==> flow/design.v <==
module decoder(
input [1:0]alu_fn,
output reg arith_enable,cmp_enable,logic_enable,shift_enable
);
always @(*) begin
        arith_enable=0;
        logic_enable=0;
        cmp_enable=0;
        shift_enable=0;
    case (alu_fn)
       2'b00: arith_enable=1;
       2'b01: logic_enable=1;
       2'b10: cmp_enable=1;
       2'b11: shift_enable=1;
    endcase
end
endmodule
module arith_unit#(parameter in_data_width=16,out_data_width=32)(
input signed [in_data_width-1:0]A,B,
input clk,rst,arith_enable,
input [1:0]alu_fn,
output  carry_out,
output reg arith_flag,
output reg signed[out_data_width-1:0]arith_out
);
assign carry_out=arith_out[in_data_width];
always @(posedge clk , negedge rst) begin
    if(!rst)begin
        arith_flag<=0;
        arith_out<=0;
    end
    else if(arith_enable) begin
        arith_flag<=1;
    case (alu_fn)
        2'b00: arith_out<=A + B;
        2'b01: arith_out<=A - B;
        2'b10: arith_out<=A * B;
        2'b11: arith_out<=(B == 0) ? 0 : A / B;
    endcase
    end
    else begin
        arith_flag<=0;
        arith_out<=0;
    end
end
endmodule
module logic_unit#(parameter in_data_width=16,out_data_width=16)(
input signed[in_data_width-1:0]  A,B,
input clk,rst,logic_enable,
input [1:0]alu_fn,
output reg logic_flag,
output reg [out_data_width-1:0]logic_out
);
reg logic_flag_next;
reg [out_data_width-1:0]logic_out_next;
always @(posedge clk , negedge rst) begin
    if(!rst)begin
        logic_out<=0;
        logic_flag<=0;
    end
    else begin
        logic_out<=logic_out_next;
        logic_flag<=logic_flag_next;
    end    
end
always @(*) begin
    if(logic_enable) begin
        logic_flag_next=1;
    case (alu_fn)
        2'b00: logic_out_next= A & B;
        2'b01: logic_out_next= A | B;
        2'b10: logic_out_next=~(A & B);
        2'b11: logic_out_next=~(A | B);
    endcase
    end
    else begin
        logic_flag_next=0;
        logic_out_next=0;
    end
end
endmodule
module cmp_unit#(parameter in_data_width=16,out_data_width=16)(
input [in_data_width-1:0]A,B,
input clk,rst,cmp_enable,
input [1:0]alu_fn,
output reg cmp_flag,
output reg [out_data_width-1:0]cmp_out
);
always @(posedge clk , negedge rst) begin
    if(!rst)begin
        cmp_out<=0;
        cmp_flag<=0;
    end
    else if(cmp_enable) begin
        cmp_flag<=1;
    case (alu_fn)
        2'b00: cmp_out<=0;
        2'b01: cmp_out<=(A==B)?1:0;
        2'b10: cmp_out<=(A>B)?2:0;
        2'b11: cmp_out<=(A<B)?3:0;
    endcase
    end
    else begin
        cmp_out<=0;
        cmp_flag<=0;
    end
end
endmodule
module shift_unit#(parameter in_data_width=16,out_data_width=16)(
input [in_data_width-1:0]A,B,
input clk,rst,shift_enable,
input [1:0]alu_fn,
output reg shift_flag,
output reg [out_data_width-1:0]shift_out
);
always @(posedge clk , negedge rst) begin
    if(!rst)begin
        shift_flag<=0;
        shift_out<=0;
    end
    else if(shift_enable) begin
        shift_flag<=1;
    case (alu_fn)
        2'b00: shift_out<=A>>1;
        2'b01: shift_out<=A<<1;
        2'b10: shift_out<=B>>1;
        2'b11: shift_out<=B<<1;
    endcase
    end
    else begin
        shift_flag<=0;
        shift_out<=0;
    end
end
endmodule
module parameterized_signed_alu #(parameter in_data_width=16,out_data_width=16,arith_out_data_width=32)(
input signed [in_data_width-1:0]A,B,
input clk,rst,
input [3:0]alu_fn,
output shift_flag,arith_flag,logic_flag,cmp_flag,carry_out,
output [out_data_width-1:0]shift_out,logic_out,cmp_out,
output signed[arith_out_data_width-1:0] arith_out
);
wire arith_enable,shift_enable,logic_enable,cmp_enable;
arith_unit dut0(
.A(A),
.B(B),
.clk(clk),
.rst(rst),
.arith_enable(arith_enable),
.alu_fn(alu_fn[1:0]),
.carry_out(carry_out),
.arith_flag(arith_flag),
.arith_out(arith_out)
);
logic_unit dut1(
.A(A),
.B(B),
.clk(clk),
.rst(rst),
.logic_enable(logic_enable),
.alu_fn(alu_fn[1:0]),
.logic_flag(logic_flag),
.logic_out(logic_out)
);
cmp_unit   dut2(
.A(A),
.B(B),
.clk(clk),
.rst(rst),
.cmp_enable(cmp_enable),
.alu_fn(alu_fn[1:0]),
.cmp_flag(cmp_flag),
.cmp_out(cmp_out)
);
shift_unit dut3(
.A(A),
.B(B),
.clk(clk),
.rst(rst),
.shift_enable(shift_enable),
.alu_fn(alu_fn[1:0]),
.shift_flag(shift_flag),
.shift_out(shift_out)
);
decoder dut4(
.alu_fn(alu_fn[3:2]),
.arith_enable(arith_enable),
.cmp_enable(cmp_enable),
.logic_enable(logic_enable),
.shift_enable(shift_enable)
);
endmodule
# ---- Tool chain data of parameterized_signed_alu
# What the tools print for parameterized_signed_alu, step after step.
# Lines are those of the file above, counted from 1.
# Operators carry their Yosys type and port widths (W data, S select, Z words).
# Library cell names are shortened.
# A cell with n/a has no value.
dict set report setup {
  top {parameterized_signed_alu}
  clock_port {clk}
  library {sky130hd}
  lib_corner {tt_025C_1v80}
}

# ---- After elaboration
# Counts by Yosys on the flattened word-level netlist (proc, flatten, opt, wreduce; memories kept). Register bits leave out memories and registers merged into their read ports (data or address); mux counts leave out enables and synchronous resets folded into registers. Print and check cells are left out. Cells with the same type and inputs are merged into one.
dict set report word_totals {
  output_inout_bits 85
  inputBits 38
  ff_bits 84
  elab_cells 52
}
dict set report op_classes {
  n_reduce_logical 7
  n_addsub 2
  multipliers 1
  div 1
  n_eq 7
  bitwise 4
  compare 2
  mux 20
}
# cell count
set op_table {}
lappend op_table {{$div A16 B16 Y32} 1}
lappend op_table {{$mul A16 B16 Y32} 1}
lappend op_table {{$pmux W16 S4} 3}
lappend op_table {{$pmux W32 S4} 1}
lappend op_table {{$mux W32} 2}
lappend op_table {{$mux W16} 3}
lappend op_table {{$not A16 Y16} 2}
lappend op_table {{$add A16 B16 Y17} 1}
lappend op_table {{$sub A16 B16 Y17} 1}
lappend op_table {{$gt A16 B16 Y1} 1}
lappend op_table {{$lt A16 B16 Y1} 1}
lappend op_table {{$eq A16 B16 Y1} 1}
lappend op_table {{$and A16 B16 Y16} 1}
lappend op_table {{$or A16 B16 Y16} 1}
lappend op_table {{$logic_not A16 Y1} 1}
lappend op_table {{$reduce_or A3 Y1} 4}
lappend op_table {{$eq A2 B2 Y1 const B} 4}
lappend op_table {{$pmux W1 S2} 4}
lappend op_table {{$mux W1} 5}
lappend op_table {{$eq A2 B1 Y1 const B} 2}
lappend op_table {{$logic_not A2 Y1} 2}
lappend op_table {{$mux W2} 2}

# ---- Logic depth
# Yosys ltp: most cells in a row. Word level: on the elaborated netlist, between registers, memories and ports. Mapped: between sequential cells and ports; inverters and the memories' decode and read muxes count.
dict set report depth {
  ltp_word 4
  abc_area 0
  mapped_depth 368
  mapped_depth_nobuf 331
}

# ---- Mapped cells and area
# Yosys stat after the flow's synthesis: flattened, memories mapped to cells. It holds for the ABC_AREA given above (unset counts as 0); a run with the other value may have another netlist.
# The area totals of this step are shown rounded.
# cell count area_total_um2
set types {}
lappend types {ha_1 662 8.28E+03}
lappend types {fa_1 264 5.29E+03}
lappend types {xnor2_1 296 2.59E+03}
lappend types {nand2_1 610 2.29E+03}
lappend types {nor2_1 597 2.24E+03}
lappend types {a21oi_1 402 2011.93}
lappend types {inv_1 480 1.8E+03}
lappend types {dfrtp_1 70 1751.68}
lappend types {o21ai_0 280 1.4E+03}
lappend types {a21o_1 163 1.22E+03}
lappend types {xor2_1 133 1.16E+03}
lappend types {o21a_1 135 1.01E+03}
lappend types {mux2_2 74 833.299}
lappend types {nor3_1 151 755.725}
lappend types {clkbuf_1 167 626.851}
lappend types {nand3_1 120 600.576}
lappend types {nor2b_1 79 494.224}
lappend types {or3_1 71 444.176}
# Not listed: further types 89, cells in them 1103.
dict set report mapped {
  ffs 70
  buffers 224
  seqArea_um2 1800
  cells 5857
  area_um2 43000
}
# The figures by module come from a second, unflattened synthesis with its own total; it is not the netlist above.
dict set report hier_totals {
  cells_unflattened 5976
  hier_area_um2 44000
}
# Each row is one instance without its submodules.
# module mod_seq_area_um2 area_um2 instances n_cells
set modules {}
lappend modules {arith_unit 830 42000 1 5776}
lappend modules {logic_unit 430 810 1 56}
lappend modules {shift_unit 430 730 1 55}
lappend modules {cmp_unit 75 640 1 85}
lappend modules {decoder 0.0 26 1 4}
lappend modules {parameterized_signed_alu 0.0 0.0 1 0}

# ---- Path before layout
# OpenSTA on the mapped netlist: ideal clock, no wires. The path of least setup slack (recovery checks aside). Input and output delay are each 20% of the period. Register names are those of the netlist, which keeps one name where synthesis merged equal registers.
dict set report synth_timing {
  kind {input to register}
  from {input port B[0]}
  to {register dut0.arith_out[28]}
  period_ns 85.0
  n_path_buf 49
  input_delay_ns 17.000
  setup_time_ns 0.132
  t_first_pin_ns 17.000
  delay_ns 72.609
  path_slack_ns -4.608
  required_ns 84.868
  path_stages 330
  t_arrival_ns 89.477
  period_less_setup_slack_ns 89.608
}
# "delay_ns" = arrival - input delay + setup time.
# "path_stages" counts driving pins, that of a launching flip-flop among them; a cell with two outputs on the path counts twice.
# "period_less_setup_slack_ns" = period - worst setup slack (recovery checks aside). The figure is calculated, with input and output delays left at 20% of the set period.
# Between the ends stands the longest chain of elaborated cells between them, by number of cells; it is not shown to be the way that was timed. Of several equally long chains one is given.
# A line is the first line of the expression or statement that the cell stems from. Yosys adds cells for indexed reads and writes and turns some case tables into memories.
# At most two assigning lines are given for a register; there are more.
dict set report synth_between {
  path_cell_list {inv_1 > buf_1 > ha_1 > or4b_2 > a2111oi_0 > o211ai_1 > nand2_1 > nand2_1 > nor3_1 > nand3_1 > nor2_1 > o21ai_0 > nor2_1 > ha_1 > o21a_1 > o21ai_0 > nor2b_1 > or3_1 > [294 not listed] > nor2_1 > a21oi_1 > ha_1 > a21boi_0 > o21a_1 > o21a_1 > o21a_1 > o21ai_0 > a211o_1 > o21ai_0 > a211oi_1 > ha_1 > and2_1 > nand4_1 > o41ai_1 > xor2_1 > a221oi_1 > nor2_1}
  elab_chain_len 4
  cone_cells 8
  lines_between 6
  cone_classes {add/sub (2); mul (1); div (1); mux (3); reduce/logical (1)}
}
# element line_no
set synth_lines {}
lappend synth_lines {{start, declared} 137} ;# input signed [in_data_width-1:0]A,B,
lappend synth_lines {{$div A16 B16 Y32} 38} ;# 2'b11: arith_out<=(B == 0) ? 0 : A / B;
lappend synth_lines {{$mux W32} 38}
lappend synth_lines {{$pmux W32 S4} 34} ;# case (alu_fn)
lappend synth_lines {{$mux W32} 32} ;# else if(arith_enable) begin
lappend synth_lines {{end, assigned} 35} ;# 2'b00: arith_out<=A + B;
lappend synth_lines {{end, assigned} 36} ;# 2'b01: arith_out<=A - B;
lappend synth_lines {{end, declared} 24} ;# output reg signed[out_data_width-1:0]arith_out

# ---- Timing after layout
# Path of least setup slack in the final report of flow run 1 (OpenROAD, finished layout, wires in). Where an end is a register, its clock arrival counts in the times.
dict set report layout_timing {
  kind {input to register}
  from {input port B[2]}
  to {register dut0.arith_out[11]}
  path_stages 315
  path_slack_ns 3.04
  input_delay_ns 17.00
  t_arrival_ns 82.24
  t_first_pin_ns 17.00
  period_ns 85.0
  required_ns 85.28
  n_path_buf 33
  setup_time_ns 0.10
}
# Between the ends stands the longest chain of elaborated cells between them, by number of cells; it is not shown to be the way that was timed. Of several equally long chains one is given.
# At most two assigning lines are given for a register; there are more.
dict set report layout_between {
  path_cell_list {clkdlybuf4s50_1 > buf_4 > or3_1 > o41ai_1 > xnor2_1 > inv_1 > nand2_1 > nor3_2 > nand3_1 > nor2_1 > o21ai_0 > nor2_1 > ha_1 > o21a_1 > o21ai_0 > nor2b_1 > or3_1 > nor2_1 > [279 not listed] > ha_1 > o21a_1 > o21a_1 > o21a_1 > o21ai_0 > a211o_1 > o21ai_0 > a211oi_2 > buf_4 > o2111a_1 > and2_4 > nand2_2 > o31ai_4 > xnor2_2 > buf_4 > a221oi_1 > a211oi_1 > buf_4}
  elab_chain_len 4
  cone_cells 8
  lines_between 6
  cone_classes {add/sub (2); mul (1); div (1); mux (3); reduce/logical (1)}
}
# element line_no
set layout_lines {}
lappend layout_lines {{start, declared} 137} ;# input signed [in_data_width-1:0]A,B,
lappend layout_lines {{$div A16 B16 Y32} 38} ;# 2'b11: arith_out<=(B == 0) ? 0 : A / B;
lappend layout_lines {{$mux W32} 38}
lappend layout_lines {{$pmux W32 S4} 34} ;# case (alu_fn)
lappend layout_lines {{$mux W32} 32} ;# else if(arith_enable) begin
lappend layout_lines {{end, assigned} 35} ;# 2'b00: arith_out<=A + B;
lappend layout_lines {{end, assigned} 36} ;# 2'b01: arith_out<=A - B;
lappend layout_lines {{end, declared} 24} ;# output reg signed[out_data_width-1:0]arith_out

Lab notebook: parameterized_signed_alu

parameterized_signed_alu through Yosys and OpenROAD on sky130hd: 2 stored runs, unordered, with their settings and measured results. The constraints put input and output delay at 20% of the set period each and load the outputs with 0.01 pF.
"period_reached_ns" is the run's clock period less its worst setup slack. It is reckoned from that one timing run; input and output delays stay at 20% of the period that was set.
"worst_path_allowed_less_slack_ns" means the part of the period allowed to the worst setup path (the constraints hold back 20% at inputs and 20% at outputs) less its slack; where the path has registers, the arrival times of their clocks count too.
Values from the reports are rounded here.

[flow] flow run 1: files
==> flow/run.sh <==
#!/bin/bash
# the make line also repeats the synthesis and layout settings of config.mk as NAME=value (left out here)
make -C /OpenROAD-flow-scripts/flow DESIGN_CONFIG=/design/flow/config.mk WORK_HOME=/design/flow/orfs CLKGATE_MAP_FILE= finish
==> flow/config.mk <==
export PLATFORM = sky130hd
export DESIGN_NAME = parameterized_signed_alu
export DESIGN_NICKNAME = parameterized_signed_alu
export VERILOG_FILES = /design/flow/design.v
export SDC_FILE = /design/flow/constraint.sdc
export NUM_CORES = 4
export LEC_CHECK = 0
export CAP_MARGIN = 20
export CORE_MARGIN = 2
export CORE_UTILIZATION = 40
export SLEW_MARGIN = 20
==> flow/constraint.sdc <==
create_clock -name core_clock -period 85.0 [get_ports {clk}]
set_input_delay 17.0000 -clock core_clock [delete_from_list [all_inputs] [get_ports {clk}]]
set_output_delay 17.0000 -clock core_clock [all_outputs]
set_load 0.01 [all_outputs]

[flow] flow run 1: metrics
[metrics] final_die_area_um2 = 110000
[metrics] synthArea_um2 = 43000
[metrics] finalUtil_frac = 0.48
[metrics] worst_path_allowed_less_slack_ns = 64.96
[metrics] critical_path_type = input to register
[metrics] final_stdcell_area_um2 = 52000
[metrics] period_reached_ns = 81.958
[metrics] tns_ns = 0.000
[metrics] fin_ws_ns = 3.0

[flow] flow run 2: files
==> flow/run.sh <==
#!/bin/bash
# the make line also repeats the synthesis and layout settings of config.mk as NAME=value (left out here)
make -C /OpenROAD-flow-scripts/flow DESIGN_CONFIG=/design/flow/config.mk WORK_HOME=/design/flow/orfs CLKGATE_MAP_FILE= finish
==> flow/config.mk <==
export PLATFORM = sky130hd
export DESIGN_NAME = parameterized_signed_alu
export DESIGN_NICKNAME = parameterized_signed_alu
export VERILOG_FILES = /design/flow/design.v
export SDC_FILE = /design/flow/constraint.sdc
export NUM_CORES = 4
export LEC_CHECK = 0
export CAP_MARGIN = 20
export CELL_PAD_IN_SITES_GLOBAL_PLACEMENT = 2
export CORE_ASPECT_RATIO = 1.27
export CORE_MARGIN = 8
export CORE_UTILIZATION = 40
export CTS_CLUSTER_DIAMETER = 358
export CTS_CLUSTER_SIZE = 49
export GPL_ROUTABILITY_DRIVEN = 1
export GPL_TIMING_DRIVEN = 1
export HOLD_SLACK_MARGIN = 0.05
export MIN_ROUTING_LAYER = met1
export SETUP_SLACK_MARGIN = 5.0
export SLEW_MARGIN = 20
export TNS_END_PERCENT = 5
==> flow/constraint.sdc <==
create_clock -name core_clock -period 140.0 [get_ports {clk}]
set_input_delay 28.0000 -clock core_clock [delete_from_list [all_inputs] [get_ports {clk}]]
set_output_delay 28.0000 -clock core_clock [all_outputs]
set_load 0.01 [all_outputs]

[flow] flow run 2: metrics
[metrics] final_die_area_um2 = 120000
[metrics] synthArea_um2 = 43000
[metrics] finalUtil_frac = 0.44
[metrics] worst_path_allowed_less_slack_ns = 87.86
[metrics] critical_path_type = input to register
[metrics] final_stdcell_area_um2 = 47000
[metrics] period_reached_ns = 115.863
[metrics] tns_ns = 0.000
[metrics] fin_ws_ns = 24
